==> flow/design.v <==
`timescale 1ns / 1ps
module gauss1d #(
    parameter DATA_WIDTH = 14
)(
    input wire clk,
    input wire rst_n,
    input wire in_window_valid,
    input wire [DATA_WIDTH*5-1:0] in_window_value,
    output reg [4+DATA_WIDTH-1:0] out_event_value,
    output reg out_event_valid
    );
always @(posedge clk or negedge rst_n) begin
    if(~rst_n) begin
        out_event_value <= 0;
        out_event_valid <= 0;
    end
    else begin
        if(in_window_valid == 1) begin
            out_event_value <= in_window_value[DATA_WIDTH*0+DATA_WIDTH-1:DATA_WIDTH*0] + 4*in_window_value[DATA_WIDTH*1+DATA_WIDTH-1:DATA_WIDTH*1] + 6*in_window_value[DATA_WIDTH*2+DATA_WIDTH-1:DATA_WIDTH*2] + 4*in_window_value[DATA_WIDTH*3+DATA_WIDTH-1:DATA_WIDTH*3] + in_window_value[DATA_WIDTH*4+DATA_WIDTH-1:DATA_WIDTH*4];
            out_event_valid <= 1;
        end
        else begin
            out_event_value <= 0;
            out_event_valid <= 0;
        end
    end
end
endmodule
`timescale 1ns / 1ps
module gauss5 #(
    parameter DATA_WIDTH = 14
)(
    input wire clk,
    input wire rst_n,
    input wire [DATA_WIDTH*5*5-1:0] in_window_value,
    input wire in_window_valid,
    input wire [15:0] in_window_addr,
    input wire ready_for_new_event,      
    output reg [8+DATA_WIDTH-1:0] out_event_value,
    output reg out_event_valid,
    output reg [15:0] out_event_addr,
    output wire window_req               
    );
assign window_req = ready_for_new_event;
wire out_event_valid_0;
wire [DATA_WIDTH+4-1:0] out_event_value_0;
gauss1d #(
    .DATA_WIDTH(DATA_WIDTH)
) gauss1d_inst_0 (
    .clk(clk),
    .rst_n(rst_n),
    .in_window_valid(in_window_valid),
    .in_window_value(in_window_value[DATA_WIDTH*5*1-1:DATA_WIDTH*5*0]),
    .out_event_value(out_event_value_0),
    .out_event_valid(out_event_valid_0)
    );
wire out_event_valid_1;
wire [DATA_WIDTH+4-1:0] out_event_value_1;
gauss1d #(
    .DATA_WIDTH(DATA_WIDTH)
) gauss1d_inst_1 (
    .clk(clk),
    .rst_n(rst_n),
    .in_window_valid(in_window_valid),
    .in_window_value(in_window_value[DATA_WIDTH*5*2-1:DATA_WIDTH*5*1]),
    .out_event_value(out_event_value_1),
    .out_event_valid(out_event_valid_1)
    );
wire out_event_valid_2;
wire [DATA_WIDTH+4-1:0] out_event_value_2;
gauss1d #(
    .DATA_WIDTH(DATA_WIDTH)
) gauss1d_inst_2 (
    .clk(clk),
    .rst_n(rst_n),
    .in_window_valid(in_window_valid),
    .in_window_value(in_window_value[DATA_WIDTH*5*3-1:DATA_WIDTH*5*2]),
    .out_event_value(out_event_value_2),
    .out_event_valid(out_event_valid_2)
    );
wire out_event_valid_3;
wire [DATA_WIDTH+4-1:0] out_event_value_3;
gauss1d #(
    .DATA_WIDTH(DATA_WIDTH)
) gauss1d_inst_3 (
    .clk(clk),
    .rst_n(rst_n),
    .in_window_valid(in_window_valid),
    .in_window_value(in_window_value[DATA_WIDTH*5*4-1:DATA_WIDTH*5*3]),
    .out_event_value(out_event_value_3),
    .out_event_valid(out_event_valid_3)
    );
wire out_event_valid_4;
wire [DATA_WIDTH+4-1:0] out_event_value_4;
gauss1d #(
    .DATA_WIDTH(DATA_WIDTH)
) gauss1d_inst_4 (
    .clk(clk),
    .rst_n(rst_n),
    .in_window_valid(in_window_valid),
    .in_window_value(in_window_value[DATA_WIDTH*5*5-1:DATA_WIDTH*5*4]),
    .out_event_value(out_event_value_4),
    .out_event_valid(out_event_valid_4)
    );
always @(posedge clk or negedge rst_n) begin
    if(~rst_n) begin
        out_event_value <= 0;
        out_event_valid <= 0;
        out_event_addr <= 0;
    end
    else begin
        if(out_event_valid_0 == 1 && out_event_valid_1 == 1 && out_event_valid_2 == 1 && out_event_valid_3 == 1 && out_event_valid_4 == 1) begin
            out_event_value <= out_event_value_0 + 4*out_event_value_1 + 6*out_event_value_2 + 4*out_event_value_3 + out_event_value_4;
            out_event_valid <= 1;
            out_event_addr <= in_window_addr;
        end
        else begin
            out_event_value <= 0;
            out_event_valid <= 0;
            out_event_addr <= 0;
        end
    end
end
endmodule
`timescale 1ns / 1ps
module harrisres #(
    parameter DATA_WIDTH = 23
)(
    input wire clk,
    input wire rst_n,
    input wire [DATA_WIDTH-2:0] in_event_value_xx,
    input wire [DATA_WIDTH-1:0] in_event_value_xy,
    input wire [DATA_WIDTH-2:0] in_event_value_yy,
    input wire in_event_valid_xx,
    input wire in_event_valid_xy,
    input wire in_event_valid_yy,
    input wire [15:0] in_event_addr_xx,
    input wire [15:0] in_event_addr_xy,
    input wire [15:0] in_event_addr_yy,
    input wire ready_for_new_event,      
    output reg [DATA_WIDTH+22:0] out_event_value,
    output reg out_event_valid,
    output reg [15:0] out_event_addr,
    output wire event_req                
    );
assign event_req = ready_for_new_event;
always @(posedge clk or negedge rst_n) begin
    if(~rst_n) begin
        out_event_value <= 0;
        out_event_valid <= 0;
        out_event_addr <= 0;
    end
    else begin
        if(in_event_valid_xx == 1 && in_event_valid_xy == 1 && in_event_valid_yy == 1 && in_event_addr_xx == in_event_addr_xy && in_event_addr_xx == in_event_addr_yy) begin
            out_event_value <= 25 * in_event_value_xx * in_event_value_yy - 25 * in_event_value_xy * in_event_value_xy - (in_event_value_xx + in_event_value_yy) * (in_event_value_xx + in_event_value_yy);
            out_event_valid <= 1;
            out_event_addr <= in_event_addr_xx;
        end
        else begin
            out_event_value <= 0;
            out_event_valid <= 0;
            out_event_addr <= 0;
        end
    end
end
endmodule
`timescale 1ns / 1ps
module harris_response (
    input  wire         clk,
    input  wire         rst_n,
    input  wire [349:0] in_window_value_xx,
    input  wire [374:0] in_window_value_xy,
    input  wire [349:0] in_window_value_yy,
    input  wire         in_window_valid,
    input  wire [15:0]  in_window_addr,
    input  wire         ready_for_new_event,
    output wire [45:0]  out_event_value,
    output wire         out_event_valid,
    output wire [15:0]  out_event_addr,
    output wire         window_req
    );
wire [15:0] addr_xx, addr_xy, addr_yy;
wire [21:0] value_xx, value_yy;
wire [22:0] value_xy;
wire valid_xx, valid_xy, valid_yy;
wire req_xx, req_xy, req_yy;
wire event_req;
assign window_req = req_xx & req_xy & req_yy;
gauss5 #(.DATA_WIDTH(14)) gauss5_inst_xx (
    .clk(clk), .rst_n(rst_n),
    .in_window_value(in_window_value_xx), .in_window_valid(in_window_valid),
    .in_window_addr(in_window_addr), .ready_for_new_event(event_req),
    .out_event_valid(valid_xx), .out_event_addr(addr_xx),
    .out_event_value(value_xx), .window_req(req_xx));
gauss5 #(.DATA_WIDTH(15)) gauss5_inst_xy (
    .clk(clk), .rst_n(rst_n),
    .in_window_value(in_window_value_xy), .in_window_valid(in_window_valid),
    .in_window_addr(in_window_addr), .ready_for_new_event(event_req),
    .out_event_valid(valid_xy), .out_event_addr(addr_xy),
    .out_event_value(value_xy), .window_req(req_xy));
gauss5 #(.DATA_WIDTH(14)) gauss5_inst_yy (
    .clk(clk), .rst_n(rst_n),
    .in_window_value(in_window_value_yy), .in_window_valid(in_window_valid),
    .in_window_addr(in_window_addr), .ready_for_new_event(event_req),
    .out_event_valid(valid_yy), .out_event_addr(addr_yy),
    .out_event_value(value_yy), .window_req(req_yy));
harrisres #(.DATA_WIDTH(23)) harrisres_inst (
    .clk(clk), .rst_n(rst_n),
    .in_event_value_xx(value_xx), .in_event_value_yy(value_yy),
    .in_event_value_xy(value_xy),
    .in_event_valid_xx(valid_xx), .in_event_valid_yy(valid_yy),
    .in_event_valid_xy(valid_xy),
    .in_event_addr_xx(addr_xx), .in_event_addr_yy(addr_yy),
    .in_event_addr_xy(addr_xy),
    .ready_for_new_event(ready_for_new_event),
    .out_event_valid(out_event_valid), .out_event_addr(out_event_addr),
    .out_event_value(out_event_value), .event_req(event_req));
endmodule
# Reports on harris_response

The steps from the RTL of harris_response to its reports follow in flow order.
Lines are those of the file above, counted from 1.
Operators: Yosys type, input widths -> output width; for muxes data width and select width s.
A cell with - has no value.

Top: harris_response
Clock port: clk
Library: sky130hd
Corner: tt_025C_1v80

# Word level

Source: Yosys, flattened and elaborated, memories not mapped. Widths are those after wreduce; folded enables and synchronous resets count as part of the registers. Registers that Yosys merges into a memory's read port (data or address) are not register bits. Print and check cells do not count. Equal cells are merged and count once.

Cells after elaboration: 146
Output and inout bits: 64
Input bits: 1095
Bits in registers: 423

Muxes and demuxes: 24
Add/sub/neg operators: 75
Multipliers: 23

Operators by type and width:

| operator              | count |
| $mul 46x46->46        | 1 |
| $mul 46x23->46        | 1 |
| $mul 46x22->46        | 1 |
| $mul 2x14->16 const A | 10 |
| $add 17x17->18        | 10 |
| $add 18x14->18        | 10 |
| $add 18x16->18        | 10 |
| $mux 18               | 10 |
| $add 14x16->17        | 10 |
| $mul 2x15->17 const A | 5 |
| $mul 5x23->28 const A | 1 |
| $mul 5x22->27 const A | 1 |
| $add 18x18->19        | 5 |
| $add 19x15->19        | 5 |
| $add 19x17->19        | 5 |
| $mux 19               | 5 |
| $sub 46x46->46        | 2 |
| $add 15x17->18        | 5 |
| $mul 2x18->20 const A | 2 |
| $mux 46               | 1 |
| $add 22x18->22        | 2 |
| $add 22x20->22        | 2 |
| $add 22x22->22        | 2 |
| $mux 22               | 2 |
| $add 18x20->21        | 2 |
| $mul 2x19->21 const A | 1 |
| $mux 16               | 2 |
| $add 22x22->23        | 1 |

Not listed: further kinds 6, cells in them 8.

# Logic depth

Longest topological path by Yosys (ltp), each cell counted once; first at word level (registers and memories cut), then after technology mapping (sequential cells cut; the memories' decode and read muxes count).

Depth after elaboration: 5
ABC_AREA: 0
Depth in mapped cells: 46
Mapped depth without buffers: 45

# After synthesis

Source: synth_stat.txt of the flow (Yosys; design flattened, memories mapped). It holds for the ABC_AREA given above (unset counts as 0); a run with the other value may have another netlist.

Sequential part of the area: 10585.2 µm²
Flip-flop cells: 423
Buffers: 310
Chip area (Yosys): 114956.5 µm²
Cells in the netlist: 12164

Cells by type:

| cell                      | count | area in all (µm²) |
| sky130_fd_sc_hd__fa_1     | 2413  | 4.83E+04 |
| sky130_fd_sc_hd__ha_1     | 1311  | 1.64E+04 |
| sky130_fd_sc_hd__inv_1    | 3224  | 1.21E+04 |
| sky130_fd_sc_hd__dfrtp_1  | 423   | 1.06E+04 |
| sky130_fd_sc_hd__and2_1   | 732   | 4.58E+03 |
| sky130_fd_sc_hd__xnor2_1  | 454   | 3.98E+03 |
| sky130_fd_sc_hd__nand2_1  | 1014  | 3806.15 |
| sky130_fd_sc_hd__a21oi_1  | 497   | 2.49E+03 |
| sky130_fd_sc_hd__o21bai_1 | 255   | 1.91E+03 |
| sky130_fd_sc_hd__nor2_1   | 378   | 1.42E+03 |
| sky130_fd_sc_hd__a21o_1   | 174   | 1.31E+03 |
| sky130_fd_sc_hd__clkbuf_1 | 304   | 1.14E+03 |
| sky130_fd_sc_hd__xor2_1   | 115   | 1.01E+03 |
| sky130_fd_sc_hd__o21ai_0  | 138   | 690.662 |
| sky130_fd_sc_hd__nand3_1  | 71    | 355.341 |
| sky130_fd_sc_hd__nor3_1   | 70    | 350.336 |
| sky130_fd_sc_hd__nor2b_1  | 53    | 331.568 |
| sky130_fd_sc_hd__a2111o_1 | 29    | 326.563 |

Other cell types: 56; their cells: 509.
By module: a second synthesis without flattening, with its own total; a netlist apart from the flattened one above.

Cells (unflattened synthesis): 13234
Area total of the unflattened synthesis: 121728.0 µm²

Each row is one instance without its submodules.

By module:

| module                     | area (µm²) | cells | times used | seq. area (µm²) |
| harrisres #(DATA_WIDTH=23) | 62023.2    | 6770  | 1          | 1576.5 |
| gauss1d #(DATA_WIDTH=14)   | 3014.1     | 331   | 10         | 475.5 |
| gauss1d #(DATA_WIDTH=15)   | 3263.1     | 354   | 5          | 500.5 |
| gauss5 #(DATA_WIDTH=14)    | 4254.1     | 441   | 2          | 975.9 |
| gauss5 #(DATA_WIDTH=15)    | 4733.3     | 501   | 1          | 1001.0 |
| harris_response            | 6.3        | 1     | 1          | 0.0 |

# Worst setup path after synthesis

Source: OpenSTA report_checks on the synthesized netlist (no wires, ideal clock, input and output delay 20% of the period each), path of least setup slack; recovery checks are left aside. Register names are those of the netlist, which keeps one name where synthesis merged equal registers.

Kind: register to register
Start: register gauss5_inst_xy.out_event_value[1]
End: register harrisres_inst.out_event_value[45]
Path delay: 11.830 ns
Data arrival time: 11.711 ns
Path slack: 1.170 ns
Data required time: 12.881 ns
Buffers on the path: 3
Launch time at the first pin: 0.000 ns
Clock period: 13.0 ns
Stages on the path: 44
Library setup time: 0.119 ns
Synthesis period reached: 11.83 ns

"path delay" is the arrival time less input delay plus setup time.
"stages on the path" counts driving pins, that of a launching flip-flop among them; a cell with two outputs on the path counts twice.
"synthesis period reached" is the clock period less the worst setup slack; recovery checks do not enter. This is arithmetic on one report: input and output delays are still those of the set period (20% each).
The rows between start and end are the longest chain of elaborated cells between them; the timing report does not say that the signal goes this way. Where chains are equally long, one stands for them.
Each line given opens the expression or statement behind the cell; cells for indexed reads and writes are added by Yosys, which also makes memories of some case tables.
A register here has more assigning lines than the two given.

Path through: sky130_fd_sc_hd__dfrtp_1 sky130_fd_sc_hd__clkbuf_1 sky130_fd_sc_hd__clkinv_1 sky130_fd_sc_hd__clkbuf_1 sky130_fd_sc_hd__ha_1 sky130_fd_sc_hd__ha_1 sky130_fd_sc_hd__ha_1 sky130_fd_sc_hd__fa_1 sky130_fd_sc_hd__a21o_1 sky130_fd_sc_hd__a31oi_1 sky130_fd_sc_hd__o31ai_1 sky130_fd_sc_hd__a21oi_1 sky130_fd_sc_hd__a21oi_1 sky130_fd_sc_hd__a21o_1 sky130_fd_sc_hd__a21oi_1 sky130_fd_sc_hd__xnor2_1 sky130_fd_sc_hd__clkbuf_1 sky130_fd_sc_hd__and2_1 [... 8 more ...] sky130_fd_sc_hd__fa_1 sky130_fd_sc_hd__inv_1 sky130_fd_sc_hd__fa_1 sky130_fd_sc_hd__fa_1 sky130_fd_sc_hd__fa_1 sky130_fd_sc_hd__fa_1 sky130_fd_sc_hd__fa_1 sky130_fd_sc_hd__ha_1 sky130_fd_sc_hd__nand4_1 sky130_fd_sc_hd__or2_2 sky130_fd_sc_hd__o311a_1 sky130_fd_sc_hd__a211oi_1 sky130_fd_sc_hd__o211ai_1 sky130_fd_sc_hd__nand2_1 sky130_fd_sc_hd__a211oi_1 sky130_fd_sc_hd__xnor3_1 sky130_fd_sc_hd__xnor3_1 sky130_fd_sc_hd__and2_1
Cells in the longest elaborated chain: 5
Elaborated cells between the ends (all ways): 5
RTL lines with such cells: 2
Those cells by class: 2 x add/sub; 2 x mul; 1 x mux

Ends and longest elaborated chain, post-synthesis:

| element            | RTL line | text |
| start: declaration | 39       | `output reg [8+DATA_WIDTH-1:0] out_event_value,` |
| start: assignment  | 107      | `out_event_value <= 0;` |
| start: assignment  | 113      | `out_event_value <= out_event_value_0 + 4*out_event_value_1 + 6*out_event_value_2 + 4*out_event_value_3 + out_e ...` |
| $mul 5x23->28      | 155      | `out_event_value <= 25 * in_event_value_xx * in_event_value_yy - 25 * in_event_value_xy * in_event_value_xy - ( ...` |
| $mul 46x23->46     | 155      |  |
| $sub 46x46->46 x2  | 155      |  |
| $mux 46            | 154      | `if(in_event_valid_xx == 1 && in_event_valid_xy == 1 && in_event_valid_yy == 1 && in_event_addr_xx == in_event_ ...` |
| end: assignment    | 149      | `out_event_value <= 0;` |
| end: assignment    | 155      |  |
| end: declaration   | 141      | `output reg [DATA_WIDTH+22:0] out_event_value,` |

# Path in the finished layout

Path of least setup slack in the final report of flow run A (OpenROAD, finished layout, wires in). Where an end is a register, its clock arrival counts in the times.

Kind: register to register
Start: register gauss5_inst_xy.out_event_value[5]
End: register harrisres_inst.out_event_value[45]
Library setup time: 0.11 ns
Buffers on the path: 4
Path slack: -5.52 ns
Launch time at the first pin: 0.68 ns
Data required time: 7.86 ns
Stages on the path: 44
Clock period: 7.29 ns
Data arrival time: 13.38 ns

The rows between start and end are the longest chain of elaborated cells between them; the timing report does not say that the signal goes this way. Where chains are equally long, one stands for them.
A register here has more assigning lines than the two given.

Path through: sky130_fd_sc_hd__dfrtp_2 sky130_fd_sc_hd__ha_4 sky130_fd_sc_hd__ha_4 sky130_fd_sc_hd__inv_2 sky130_fd_sc_hd__fa_1 sky130_fd_sc_hd__inv_2 sky130_fd_sc_hd__ha_4 sky130_fd_sc_hd__a2111o_1 sky130_fd_sc_hd__a31oi_4 sky130_fd_sc_hd__o31ai_4 sky130_fd_sc_hd__a21oi_2 sky130_fd_sc_hd__buf_6 sky130_fd_sc_hd__a21oi_4 sky130_fd_sc_hd__a21o_1 sky130_fd_sc_hd__a21oi_4 sky130_fd_sc_hd__xnor2_4 sky130_fd_sc_hd__buf_8 sky130_fd_sc_hd__buf_4 [... 8 more ...] sky130_fd_sc_hd__fa_2 sky130_fd_sc_hd__fa_1 sky130_fd_sc_hd__fa_1 sky130_fd_sc_hd__fa_1 sky130_fd_sc_hd__fa_2 sky130_fd_sc_hd__ha_4 sky130_fd_sc_hd__nand3_1 sky130_fd_sc_hd__nor2_2 sky130_fd_sc_hd__a311oi_1 sky130_fd_sc_hd__o311a_1 sky130_fd_sc_hd__buf_6 sky130_fd_sc_hd__a211oi_4 sky130_fd_sc_hd__o211ai_1 sky130_fd_sc_hd__nand2_1 sky130_fd_sc_hd__a211oi_4 sky130_fd_sc_hd__xnor3_2 sky130_fd_sc_hd__xnor3_2 sky130_fd_sc_hd__and2_1
Cells in the longest elaborated chain: 5
Elaborated cells between the ends (all ways): 5
RTL lines with such cells: 2
Those cells by class: 2 x add/sub; 2 x mul; 1 x mux

Ends and longest elaborated chain, post-layout:

| element            | RTL line | text |
| start: declaration | 39       | `output reg [8+DATA_WIDTH-1:0] out_event_value,` |
| start: assignment  | 107      | `out_event_value <= 0;` |
| start: assignment  | 113      | `out_event_value <= out_event_value_0 + 4*out_event_value_1 + 6*out_event_value_2 + 4*out_event_value_3 + out_e ...` |
| $mul 5x23->28      | 155      | `out_event_value <= 25 * in_event_value_xx * in_event_value_yy - 25 * in_event_value_xy * in_event_value_xy - ( ...` |
| $mul 46x23->46     | 155      |  |
| $sub 46x46->46 x2  | 155      |  |
| $mux 46            | 154      | `if(in_event_valid_xx == 1 && in_event_valid_xy == 1 && in_event_valid_yy == 1 && in_event_addr_xx == in_event_ ...` |
| end: assignment    | 149      | `out_event_value <= 0;` |
| end: assignment    | 155      |  |
| end: declaration   | 141      | `output reg [DATA_WIDTH+22:0] out_event_value,` |

Below are 3 stored runs of the flow (Yosys, OpenROAD; platform sky130hd) on harris_response, each with its settings and what was measured, unordered. Constraints: input delay and output delay 20% of the set period each, output load 0.01 pF.
A setting shown as -- is not set for that run.

| item                                   | flow run A | flow run B | flow run C |
| ABC_AREA                               | 0          | 1          | 1          |
| CAP_MARGIN                             | 20         | 0          | 20         |
| CELL_PAD_IN_SITES_DETAIL_PLACEMENT     | 0          | 0          | 1          |
| CELL_PAD_IN_SITES_GLOBAL_PLACEMENT     | 1          | 2          | 3          |
| CORE_MARGIN                            | 10         | 10         | 10         |
| CORE_UTILIZATION                       | 58         | 26         | 40         |
| CTS_CLUSTER_SIZE                       | 22         | --         | --         |
| GPL_TIMING_DRIVEN                      | 0          | --         | --         |
| PLACE_DENSITY_LB_ADDON                 | 0.23       | 0.11       | 0.11       |
| SLEW_MARGIN                            | 0          | 20         | 20         |
| period_ns                              | 7.29       | 13.0       | 13.0       |
| CORE_ASPECT_RATIO                      | --         | 1.53       | 1.53       |
| CTS_CLUSTER_DIAMETER                   | --         | 89         | 89         |
| MAX_ROUTING_LAYER                      | --         | met5       | met4       |
| SETUP_SLACK_MARGIN                     | --         | 0.53       | --         |
| TNS_END_PERCENT                        | --         | 55         | 55         |
| netlist area reported by Yosys (µm²)   | 114956.5   | 115707.2   | 115707.2   |
| area inside the die boundary (µm²)     | 216406.0   | 472715.0   | 311669.0   |
| standard-cell area after routing (µm²) | 136854.0   | 138205.0   | 135609.0   |
| setup slack of the critical path (ns)  | -5.518     | 0.989      | 1.009      |
